==> flow/design.v <==
`timescale 1ns/1ns
module alu(
    input [3:0] op,
    input [WIDTH-1:0] a,
    input [WIDTH-1:0] b,
    output reg [WIDTH-1:0] result,
    input [3:0] cc_in,
    output logic [3:0] cc_out
);
parameter WIDTH = 16;
wire a_neg = a[WIDTH-1];
wire b_neg = b[WIDTH-1];
wire result_neg = result[WIDTH-1];
wire [WIDTH-1:0] carry_in = { 15'b0, cc_in[1] };
typedef enum logic [1:0] {
    CC_WB_NONE,
    CC_WB_NZCV,
    CC_WB_NZ
} cc_wb_type;
cc_wb_type cc_wb;
always_comb begin
    cc_out = cc_in;
    cc_wb = CC_WB_NONE;
    case (op)
          4'b0000: begin
            result = a + b;
        end
          4'b0001: begin
            cc_wb = CC_WB_NZCV;
            result = a + b + carry_in;
        end
          4'b0010: begin
            cc_wb = CC_WB_NZCV;
            result = a + b + carry_in;
        end
          4'b0011: begin
            cc_wb = CC_WB_NZCV;
            result = a - b;
        end
          4'b0100: begin
            cc_wb = CC_WB_NZCV;
            result = a - b - carry_in;
        end
          4'b0101: begin
            cc_wb = CC_WB_NZ;
            result = a & b;
        end
          4'b0110: begin
            cc_wb = CC_WB_NZ;
            result = a | b;
        end
          4'b0111: begin
            cc_wb = CC_WB_NZ;
            result = a ^ b;
        end
          4'b1000: begin
            cc_wb = CC_WB_NZ;
            result = a << b;
        end
          4'b1001: begin
            cc_wb = CC_WB_NZ;
            result = a >> b;
        end
          4'b1010: begin
            cc_wb = CC_WB_NZ;
            result = $signed(a) >>> b;  
        end
          4'b1011: begin
            cc_wb = CC_WB_NZ;
            result = ($signed(a) >>> b) | (a << (WIDTH-b));  
        end
          4'b1100: result = a + b;
          4'b1101: result = a + b;
                  default: result = 16'bX;
    endcase
    if (cc_wb == CC_WB_NZ || cc_wb == CC_WB_NZCV) begin
        cc_out[3] = result_neg;
        cc_out[2] = result == 16'b0;
    end
    if (cc_wb == CC_WB_NZCV) begin
        cc_out[1] = (a_neg & b_neg) ||  
            ((a_neg ^ b_neg) && !result_neg);  
        cc_out[0] = !(a_neg ^ b_neg) && (a_neg ^ result_neg);
    end
end
endmodule
`timescale 1ns/1ns
module regfile(
    input clk,
    input rst,
    input [RADDRWIDTH-1:0] raddr_a,
    output logic [REGWIDTH-1:0] rdata_a,
    input [RADDRWIDTH-1:0] raddr_b,
    output logic [REGWIDTH-1:0] rdata_b,
    input [RADDRWIDTH-1:0] raddr_c,
    output logic [REGWIDTH-1:0] rdata_c,
    input we,
    input [RADDRWIDTH-1:0] waddr,
    input [REGWIDTH-1:0] wdata
);
parameter RADDRWIDTH = 3;
parameter REGWIDTH = 16;
reg [REGWIDTH-1:0] r[2**RADDRWIDTH-1:1];
always_comb begin
    if (raddr_a != 0)
        rdata_a = r[raddr_a];
    else
        rdata_a = 0;
    if (raddr_b != 0)
        rdata_b = r[raddr_b];
    else
        rdata_b = 0;
    if (raddr_c != 0)
        rdata_c = r[raddr_c];
    else
        rdata_c = 0;
end
always_ff @(posedge clk) begin
    if (rst) begin
        for (int i = 1; i < 2**RADDRWIDTH; i++)
            r[i] <= 0;
    end else begin
        if (we && waddr != 0) begin
            r[waddr] <= wdata;
        end
    end
end
endmodule
`timescale 1ns/1ns
module cpu(
    input clk,
    input rst,
    output [IADDRWIDTH-1:0] addr,
    input  [DWIDTH-1:0] rdata,
    output logic [DWIDTH-1:0] wdata,
    output re,
    output we
);
localparam IADDRWIDTH = 16;
localparam IWIDTH = 16;
localparam DADDRWIDTH = 16;
localparam DWIDTH = 16;
logic ifetch_active;
logic load_active;
logic store_active;
logic [IADDRWIDTH-1:0] ifetch_address;
logic [IADDRWIDTH-1:0] load_store_address;
assign addr = (load_active || store_active) ? load_store_address :
                ifetch_active ? ifetch_address : 16'dX;
wire ifetch_bus_cycle = ifetch_active && !(load_active || store_active);
assign re = ifetch_active || load_active;
assign we = store_active;
reg [IADDRWIDTH-1:0] pc;
logic [IADDRWIDTH-1:0] s1_ifetch;
logic [IADDRWIDTH-1:0] pc_next;
logic s1_ifetch_valid;
logic s2_to_s1_take_branch;
logic s2_to_s1_stall;
logic [IADDRWIDTH-1:0] s2_pc_next;
assign ifetch_address = pc_next;
always_comb begin
    if (rst) begin
        pc_next = 16'hffff;
        ifetch_active = 0;
    end else if (s2_to_s1_stall) begin
        pc_next = pc;
        ifetch_active = 1;
    end else begin
        pc_next = s2_to_s1_take_branch ? s2_pc_next : pc + 16'd1;  
        ifetch_active = 1;
    end
    s1_ifetch = rdata;  
end
always_ff @(posedge clk) begin
    pc <= pc_next;
    s1_ifetch_valid <= ifetch_bus_cycle;
end
reg [IADDRWIDTH-1:0] ir;
reg [15:0] mem_immediate;
logic [15:0] mem_immediate_next;
reg [15:0] reg_lr;
reg [15:0] reg_sp;
reg [3:0]  reg_cc;
logic [15:0] reg_lr_next;
logic [15:0] reg_sp_next;
logic [3:0]  reg_cc_next;
wire reg_cc_n = reg_cc[3];
wire reg_cc_z = reg_cc[2];
wire reg_cc_c = reg_cc[1];
wire reg_cc_v = reg_cc[0];
wire [4:0] op = ir[15:11];
wire [3:0] alu_op = ir[14:11];
wire [2:0] reg_d = ir[10:8];
wire [2:0] reg_a = ir[7:5];
wire [1:0] reg_b_addr_mode = ir[4:3];
wire [2:0] reg_b = ir[2:0];
wire [15:0] reg_b_imm = ir[3] ? { 12'b111111111111, ir[3:0] } : { 12'b0, ir[3:0] };
wire is_load = (op == 5'b01100);
wire is_store = (op == 5'b01101);
wire [3:0] branch_cc = ir[13:10];
wire [15:0] branch_short_offset = ir[9] ? { 6'b111111, ir[9:0] } : { 6'b0, ir[9:0] };
wire branch_link = ir[9];
wire branch_reg_special = ir[3];
wire [2:0] branch_reg = reg_b;
logic [15:0] reg_a_out;
logic [15:0] reg_b_out;
logic [15:0] reg_d_out;
logic [15:0] alu_a_in;
logic [15:0] alu_b_in;
logic [15:0] alu_result;
logic [3:0] alu_cc;
logic do_reg_writeback;
logic [15:0] writeback_result;
logic reg_d_special;
typedef enum logic [2:0] {
    DECODE,
    IR_IMMEDIATE,
    LS1,
    LS2,
    BRANCH_DELAY
} state_t;
state_t state;
state_t state_next;
always_comb begin
    state_next = state;
    mem_immediate_next = mem_immediate;
    reg_cc_next = reg_cc;
    reg_lr_next = reg_lr;
    reg_sp_next = reg_sp;
    reg_d_special = 1'bX;
    s2_pc_next = 16'bX;
    alu_a_in = 16'bX;
    alu_b_in = 16'bX;
    s2_to_s1_take_branch = 0;
    s2_to_s1_stall = 0;
    do_reg_writeback = 0;
    writeback_result = 16'bX;
    load_active = 0;
    store_active = 0;
    wdata = 16'bX;
    load_store_address = 16'bX;
    casez (op)
    5'b10???: begin  
        if (branch_cc != 4'b1111) begin
            case (state)
                DECODE: begin
                    s2_pc_next = pc + branch_short_offset;
                    case (branch_cc)
                          4'b0000: s2_to_s1_take_branch = reg_cc_z;
                          4'b0001: s2_to_s1_take_branch = !reg_cc_z;
                       4'b0010: s2_to_s1_take_branch = reg_cc_c;
                       4'b0011: s2_to_s1_take_branch = !reg_cc_c;
                          4'b0100: s2_to_s1_take_branch = reg_cc_n;
                          4'b0101: s2_to_s1_take_branch = !reg_cc_n;
                          4'b0110: s2_to_s1_take_branch = reg_cc_v;
                          4'b0111: s2_to_s1_take_branch = !reg_cc_v;
                          4'b1000: s2_to_s1_take_branch = reg_cc_v && !reg_cc_z;
                          4'b1001: s2_to_s1_take_branch = !reg_cc_v || reg_cc_z;
                          4'b1010: s2_to_s1_take_branch = reg_cc_n == reg_cc_v;
                          4'b1011: s2_to_s1_take_branch = reg_cc_n != reg_cc_v;
                          4'b1100: s2_to_s1_take_branch = !reg_cc_z && (reg_cc_n == reg_cc_v);
                          4'b1101: s2_to_s1_take_branch = reg_cc_z || (reg_cc_n != reg_cc_v);
                          4'b1110: s2_to_s1_take_branch = 1;
                          4'b1111: s2_to_s1_take_branch = 0;
                    endcase
                    if (s2_to_s1_take_branch) begin
                        state_next = BRANCH_DELAY;
                    end
                end
                BRANCH_DELAY: begin
                    state_next = DECODE;
                end
                default: ;
            endcase
        end else if (branch_reg_special | branch_reg != 0) begin
            case (state)
                DECODE: begin
                    if (branch_reg_special) begin
                        case (branch_reg)
                            3'd0: s2_pc_next = reg_lr;
                            3'd1: s2_pc_next = reg_sp;
                            default: s2_pc_next = pc;  
                        endcase
                    end else begin
                        s2_pc_next = reg_b_out;
                    end
                    s2_to_s1_take_branch = 1;
                    state_next = BRANCH_DELAY;
                    if (branch_link) begin
                       reg_lr_next = pc;
                    end
                end
                BRANCH_DELAY: begin
                    state_next = DECODE;
                end
                default: ;
            endcase
        end else begin
            case (state)
                DECODE: begin
                    state_next = IR_IMMEDIATE;
                    mem_immediate_next = s1_ifetch;
                end
                IR_IMMEDIATE: begin
                    s2_pc_next = pc + mem_immediate;
                    s2_to_s1_take_branch = 1;
                    state_next = BRANCH_DELAY;
                    if (branch_link) begin
                       reg_lr_next = pc;
                    end
                end
                BRANCH_DELAY: begin
                    state_next = DECODE;
                end
                default: ;
            endcase
        end
    end  
    5'b00???,
    5'b010??: begin  
        alu_a_in = reg_a_out;
        writeback_result = alu_result;
        casez (reg_b_addr_mode)
            2'b0?: begin  
                alu_b_in = reg_b_imm;
                do_reg_writeback = 1;
                reg_cc_next = alu_cc;
            end
            2'b10: begin  
                alu_b_in = reg_b_out;
                do_reg_writeback = 1;
                reg_cc_next = alu_cc;
            end
            2'b11: begin  
                if (ir[2]) begin
                    case (state)
                        DECODE: begin
                            state_next = IR_IMMEDIATE;
                            mem_immediate_next = s1_ifetch;
                        end
                        IR_IMMEDIATE: begin
                            state_next = DECODE;
                            alu_b_in = mem_immediate;
                        end
                        default: ;
                    endcase
                end else begin
                    alu_b_in = 16'd0;
                end
                if (state_next == DECODE) begin
                    do_reg_writeback = 1;
                    reg_cc_next = alu_cc;
                    if (ir[1]) begin
                        do_reg_writeback = 0;
                        case (reg_d)
                            3'd0: reg_lr_next = alu_result;
                            3'd1: reg_sp_next = alu_result;
                            default: ;  
                        endcase
                    end
                    if (ir[0]) begin
                        case (reg_a)
                            3'd0: alu_a_in = reg_lr;
                            3'd1: alu_a_in = reg_sp;
                            default: alu_a_in = 16'd0;  
                        endcase
                    end
                end
            end
        endcase
    end  
    5'b0110?: begin  
        alu_a_in = reg_a_out;
        reg_d_special = 0;
        casez (reg_b_addr_mode)
            2'b0?: begin  
                alu_b_in = reg_b_imm;
            end
            2'b10: begin  
                alu_b_in = reg_b_out;
            end
            2'b11: begin  
                if (ir[2]) begin
                    case (state)
                        DECODE: begin
                            state_next = IR_IMMEDIATE;
                            mem_immediate_next = s1_ifetch;
                        end
                        IR_IMMEDIATE: begin
                            state_next = DECODE;
                            alu_b_in = mem_immediate;
                        end
                        default: ;
                    endcase
                end else begin
                    alu_b_in = 16'd0;
                end
                if (ir[1]) begin
                    reg_d_special = 1;
                end
                if (ir[0]) begin
                    case (reg_a)
                        3'd0: alu_a_in = reg_lr;
                        3'd1: alu_a_in = reg_sp;
                        default: alu_a_in = 16'd0;  
                    endcase
                end
            end
        endcase
        if (is_load) begin
            if (state_next != IR_IMMEDIATE) begin
                case (state)
                    IR_IMMEDIATE, DECODE: begin
                        state_next = LS1;
                        load_store_address = alu_result;
                        load_active = 1;
                        s2_to_s1_stall = 1;
                    end
                    LS1: begin
                        state_next = LS2;
                        s2_to_s1_stall = 1;
                        if (reg_d_special) begin
                            case (reg_d)
                                3'd0: reg_lr_next = rdata;
                                3'd1: reg_sp_next = rdata;
                                3'd2: ;  
                                3'd3: reg_cc_next = rdata[3:0];
                                default: ;  
                            endcase
                        end else begin
                            writeback_result = rdata;
                            do_reg_writeback = 1;
                        end
                    end
                    LS2: begin
                        state_next = DECODE;
                    end
                    default: ;
                endcase
            end
        end else begin
            if (state_next != IR_IMMEDIATE) begin
                case (state)
                    IR_IMMEDIATE, DECODE: begin
                        state_next = LS1;
                        load_store_address = alu_result;
                        store_active = 1;
                        s2_to_s1_stall = 1;
                        if (reg_d_special) begin
                            case (reg_d)
                                3'd0: wdata = reg_lr;
                                3'd1: wdata = reg_sp;
                                3'd2: wdata = pc;
                                3'd3: wdata = { 12'd0, reg_cc };
                                default: wdata = 16'd0;  
                            endcase
                        end else begin
                            wdata = reg_d_out;
                        end
                    end
                    LS1: begin
                        state_next = LS2;
                        s2_to_s1_stall = 1;
                    end
                    LS2: begin
                        state_next = DECODE;
                    end
                    default: ;
                endcase
            end
            if (state_next == LS1) begin
            end
        end
    end
    5'b0111?: begin  
    end
    5'b11???: begin  
    end
    endcase
end
always_ff @(posedge clk) begin
    if (rst) begin
        ir <= 0;
        state <= DECODE;
        mem_immediate <= 0;
        reg_cc <= 0;
        reg_lr <= 0;
        reg_sp <= 0;
    end else begin
        if (state_next == DECODE) begin
            if (s1_ifetch_valid) begin
                ir <= s1_ifetch;
            end else begin
                ir <= 0;  
            end
        end
        state <= state_next;
        mem_immediate <= mem_immediate_next;
        reg_cc <= reg_cc_next;
        reg_lr <= reg_lr_next;
        reg_sp <= reg_sp_next;
    end
end
regfile regs(
    .clk(clk),
    .rst(rst),
    .raddr_a(reg_a),
    .rdata_a(reg_a_out),
    .raddr_b(reg_b),
    .rdata_b(reg_b_out),
    .raddr_c(reg_d),
    .rdata_c(reg_d_out),
    .we(do_reg_writeback),
    .waddr(reg_d),
    .wdata(writeback_result)
);
alu alu(
    .op(alu_op),
    .a(alu_a_in),
    .b(alu_b_in),
    .result(alu_result),
    .cc_in(reg_cc),
    .cc_out(alu_cc)
);
endmodule
Tool chain data of cpu --
What the tools print for cpu, step after step. Line numbers count from 1 in the design file above. Operators carry their Yosys type and port widths (W data, S select, Z words). Library cell names are shortened. A cell with n/a has no value.
Inputs: top module cpu, clock port clk, cell library sky130hd, library corner tt_025C_1v80

Word level --
Counts by Yosys on the flattened word-level netlist (proc, flatten, opt, wreduce; memories kept). Print and check cells are left out. Memory sizes are those after Yosys's memory passes, which may raise the word count (mostly to a power of two), join words into wider ones and drop unused or constant bits.
Operators by class: $add $sub $neg 8, multiply operators 0, divide/modulo/power cells 0, order comparisons 0, equality and inequality tests 69, shifts and indexed selects 5, mux-type cells 148, bitwise operators 11, reduce/logical cells 49
Operators with widths (count):
- $mux W16 | 65
- $pmux W16 S2 | 8
- $pmux W16 S11 | 1
- $pmux W16 S3 | 2
- $pmux W16 S4 | 1
- $eq A4 B4 Y1 const B | 14
- $add A16 B16 Y16 | 3
- $mux W3 | 16
- $eq A4 B3 Y1 const B | 10
- $or A16 B16 Y16 | 2
- $sshr A16 B16 Y16 | 2
- $shl A16 B32 Y16 | 1
- $mux W1 | 30
- $pmux W3 S2 | 5
- $mux W4 | 6
- $ne A3 B3 Y1 const B | 7
- $ne A2 B2 Y1 const B | 10
- $logic_not A3 Y1 | 6
- $pmux W3 S3 | 2
- $sub A5 B16 Y17 const A | 1
- $add A16 B1 Y16 | 1
- $sub A16 B1 Y16 | 1
- $add A16 B1 Y16 const B | 1
- $sub A16 B16 Y16 | 1
- $and A16 B16 Y16 | 1
- $xor A16 B16 Y16 | 1
- $shl A16 B16 Y16 | 1
- $shr A16 B16 Y16 | 1
Other operator kinds: 39; their cells: 90.
Word-level totals: register bits after elaboration 88, latch bits 0, RAM bits 128, ROM bits 0, memory cells 1, bits of input ports 18, output and inout bits 34
Memories:
- regs.r | depth 8, width 16, RTL line 103 | reg [REGWIDTH-1:0] r[2**RADDRWIDTH-1:1];

Longest topological paths --
Longest topological path by Yosys (ltp), each cell counted once; first at word level (registers and memories cut), then after technology mapping (sequential cells cut; the memories' decode and read muxes count).
Logic depth: word-level depth 19, ABC_AREA 0, gate-level depth with buffers 25, gate-level depth less buffers 21

Netlist --
The flow's flattened synthesis, as Yosys stat reports it; memories are mapped. The netlist is that of the ABC_AREA named above (0 if unset); the other value can give another one. Totals and module areas in this step are rounded.
Cells by type:
- edfxtp_1 | count 128, total area 3.84E+03 µm²
- dfxtp_1 | count 101, total area 2.02E+03 µm²
- mux2i_1 | count 190, total area 1.9E+03 µm²
- mux4_2 | count 77, total area 1.73E+03 µm²
- nor2_1 | count 350, total area 1313.76 µm²
- ha_1 | count 84, total area 1.05E+03 µm²
- nand2_1 | count 211, total area 792.01 µm²
- a21oi_1 | count 151, total area 755.725 µm²
- o21ai_0 | count 107, total area 535.514 µm²
- clkbuf_1 | count 127, total area 476.707 µm²
- nor3_1 | count 80, total area 400.384 µm²
- a211oi_1 | count 50, total area 375.36 µm²
- xnor2_1 | count 42, total area 367.853 µm²
- inv_1 | count 88, total area 330.317 µm²
- xor2_1 | count 29, total area 253.994 µm²
- nand3_1 | count 50, total area 250.24 µm²
- o22ai_1 | count 40, total area 250.24 µm²
- o211ai_1 | count 33, total area 247.738 µm²
Not listed: further types 93, cells in them 596.
Synthesis totals: cells in the netlist 2534, mapped area 21730 µm², sequential part of the area 5866 µm², flip-flops 229, buffers 180
By module: a second synthesis without flattening, with its own total; a netlist apart from the flattened one above.
Second synthesis, totals: cell total of the unflattened synthesis 2582, area total of the unflattened synthesis 21510 µm²
Each row is one instance without its submodules.
By module:
- cpu | instances 1, cells 1144, area 8258 µm², sequential area 1842 µm²
- regfile | instances 1, cells 569, area 7257 µm², sequential area 3363 µm²
- alu | instances 1, cells 869, area 5997 µm², sequential area 0.0 µm²

Path before layout --
OpenSTA on the mapped netlist: ideal clock, no wires. The path of least setup slack (recovery checks aside). Input and output delay are each 20% of the period. Register names are those of the netlist, which keeps one name where synthesis merged equal registers.
Timing after synthesis: kind reg2out, start point reg (name not given), end point out addr[15], period 10.0 ns, output delay 2.000 ns, data arrival time 5.508 ns, required time 8.000 ns, path slack 2.492 ns, path delay 5.508 ns, stages on the path 25, synthesis period reached 7.508 ns
"path delay" = arrival - input delay + setup time. A path that ends at an output port has no setup time. "stages on the path" counts driving pins, that of a launching flip-flop among them; a cell with two outputs on the path counts twice. "synthesis period reached" = period - worst setup slack (recovery checks aside). The figure is calculated, with input and output delays left at 20% of the set period.
Between the ends, after synthesis: cell sequence dfxtp_1 > buf_6 > and2_1 > buf_6 > a22o_1 > nor3_2 > nor2_2 > inv_2 > buf_2 > clkbuf_1 > ha_1 > inv_1 > fa_1 > a21o_1 > a211o_1 > a211o_1 > a41oi_1 > xnor2_1 > a2111oi_0 > and4b_1 > xnor3_1 > nor2_1 > nor4_2 > nor2_1 > a21o_1
RTL lines, path after synthesis:
- to (decl) | RTL line 133 | output [IADDRWIDTH-1:0] addr,
No chain of elaborated cells between the ends is given.

Worst path after layout --
From the final timing report of run B: the path of least setup slack in the routed layout; clock arrival at registers is part of the times.
Timing after layout: kind reg2out, start point reg state, end point out addr[15], period 12.0 ns, output delay 2.40 ns, data arrival time 8.68 ns, required time 9.60 ns, path slack 0.92 ns, stages on the path 20
Where an end lacks its bit number, it is one bit of the signal, or one of the new flip-flops if synthesis recoded a state register.
Between the ends, after layout: cell sequence dfxtp_1 > and3b_1 > o31ai_1 > o21ai_2 > o22ai_1 > inv_1 > fa_1 > o21bai_1 > a21oi_1 > o21ai_0 > nand3_1 > a311oi_1 > nor2_1 > o311ai_0 > nand4_1 > mux2i_1 > nor4_2 > nor2_1 > a21o_1 > clkdlybuf4s50_1
RTL lines, path after layout:
- from (decl) | RTL line 222 | state_t state;
- from (assign) | RTL line 484 | state <= DECODE;
- from (assign) | RTL line 497 | state <= state_next;
- to (decl) | RTL line 133 | output [IADDRWIDTH-1:0] addr,
No chain of elaborated cells between the ends is given.

Wiki page: cpu / flow data

Top module cpu; platform sky130hd; tools Yosys and OpenROAD; 6 stored runs in no particular order. Input and output delays are each 20% of the period that was set; the output load is 0.01 pF.
By "time of the worst setup path" is meant the share of the clock period that the worst setup path is allowed (20% is reserved at inputs, 20% at outputs), minus its slack. Clock arrival times at its registers enter into it.
"total power after layout" is the tool's figure for a default switching activity; nothing was simulated.
Values from the reports are rounded here.

* Run A | settings: CAP_MARGIN 5; CELL_PAD_IN_SITES_DETAIL_PLACEMENT 1; CELL_PAD_IN_SITES_GLOBAL_PLACEMENT 0; CORE_ASPECT_RATIO 0.58; CORE_MARGIN 8; CORE_UTILIZATION 67; CTS_CLUSTER_DIAMETER 142; CTS_CLUSTER_SIZE 17; GPL_ROUTABILITY_DRIVEN 1; GPL_TIMING_DRIVEN 1; HOLD_SLACK_MARGIN -0.02; SETUP_SLACK_MARGIN -0.06; period_ns 7.5; SLEW_MARGIN 20 | incomplete, placement halted on DPL-0033
* Run B | settings: CORE_ASPECT_RATIO 0.6; CORE_MARGIN 3; CORE_UTILIZATION 45; CTS_CLUSTER_DIAMETER 101; HOLD_SLACK_MARGIN -0.1; MAX_ROUTING_LAYER met5; PLACE_DENSITY_LB_ADDON 0.25; SETUP_SLACK_MARGIN -1.16; SLEW_MARGIN 10; period_ns 12.0; CAP_MARGIN 20 | results: netlist area reported by Yosys 21730 µm²; die area 51040 µm²; post-route utilization 50.5 %; worst slack on setup checks 0.921 ns; total power after layout 3.888 mW; time of the worst setup path 8.68 ns; class of the worst setup path reg2out
* Run C | settings: CAP_MARGIN 35; CELL_PAD_IN_SITES_DETAIL_PLACEMENT 1; CELL_PAD_IN_SITES_GLOBAL_PLACEMENT 1; CORE_ASPECT_RATIO 0.54; CORE_UTILIZATION 54; CTS_CLUSTER_DIAMETER 113; GPL_TIMING_DRIVEN 1; MIN_ROUTING_LAYER met1; PLACE_DENSITY_LB_ADDON 0.1; SLEW_MARGIN 35; period_ns 14.3; CORE_MARGIN 2 | results: netlist area reported by Yosys 21730 µm²; die area 41930 µm²; post-route utilization 60.1 %; worst slack on setup checks 2.288 ns; total power after layout 3.368 mW; time of the worst setup path 9.15 ns; class of the worst setup path reg2out
* Run D | settings: CELL_PAD_IN_SITES_DETAIL_PLACEMENT 2; CORE_ASPECT_RATIO 0.79; CORE_MARGIN 4; CORE_UTILIZATION 59; CTS_CLUSTER_DIAMETER 196; GPL_TIMING_DRIVEN 1; PLACE_DENSITY_LB_ADDON 0.16; TNS_END_PERCENT 65; period_ns 6.53; CAP_MARGIN 20; SLEW_MARGIN 20 | incomplete, placement halted on DPL-0033
* Run E | settings: CELL_PAD_IN_SITES_DETAIL_PLACEMENT 2; CELL_PAD_IN_SITES_GLOBAL_PLACEMENT 3; CORE_UTILIZATION 40; CTS_CLUSTER_DIAMETER 283; GPL_ROUTABILITY_DRIVEN 0; GPL_TIMING_DRIVEN 0; HOLD_SLACK_MARGIN 0.07; MAX_ROUTING_LAYER met4; SLEW_MARGIN 35; TNS_END_PERCENT 80; period_ns 10.0; CAP_MARGIN 20; CORE_MARGIN 2 | results: netlist area reported by Yosys 21730 µm²; die area 56200 µm²; post-route utilization 45.7 %; worst slack on setup checks 0.097 ns; total power after layout 4.950 mW; time of the worst setup path 7.90 ns; class of the worst setup path reg2out
* Run F | settings: CORE_UTILIZATION 40; SETUP_SLACK_MARGIN 0.46; period_ns 9.86; CAP_MARGIN 20; CORE_MARGIN 2; SLEW_MARGIN 20 | results: netlist area reported by Yosys 21730 µm²; die area 56200 µm²; post-route utilization 44.9 %; worst slack on setup checks 0.638 ns; total power after layout 4.671 mW; time of the worst setup path 7.25 ns; class of the worst setup path reg2out
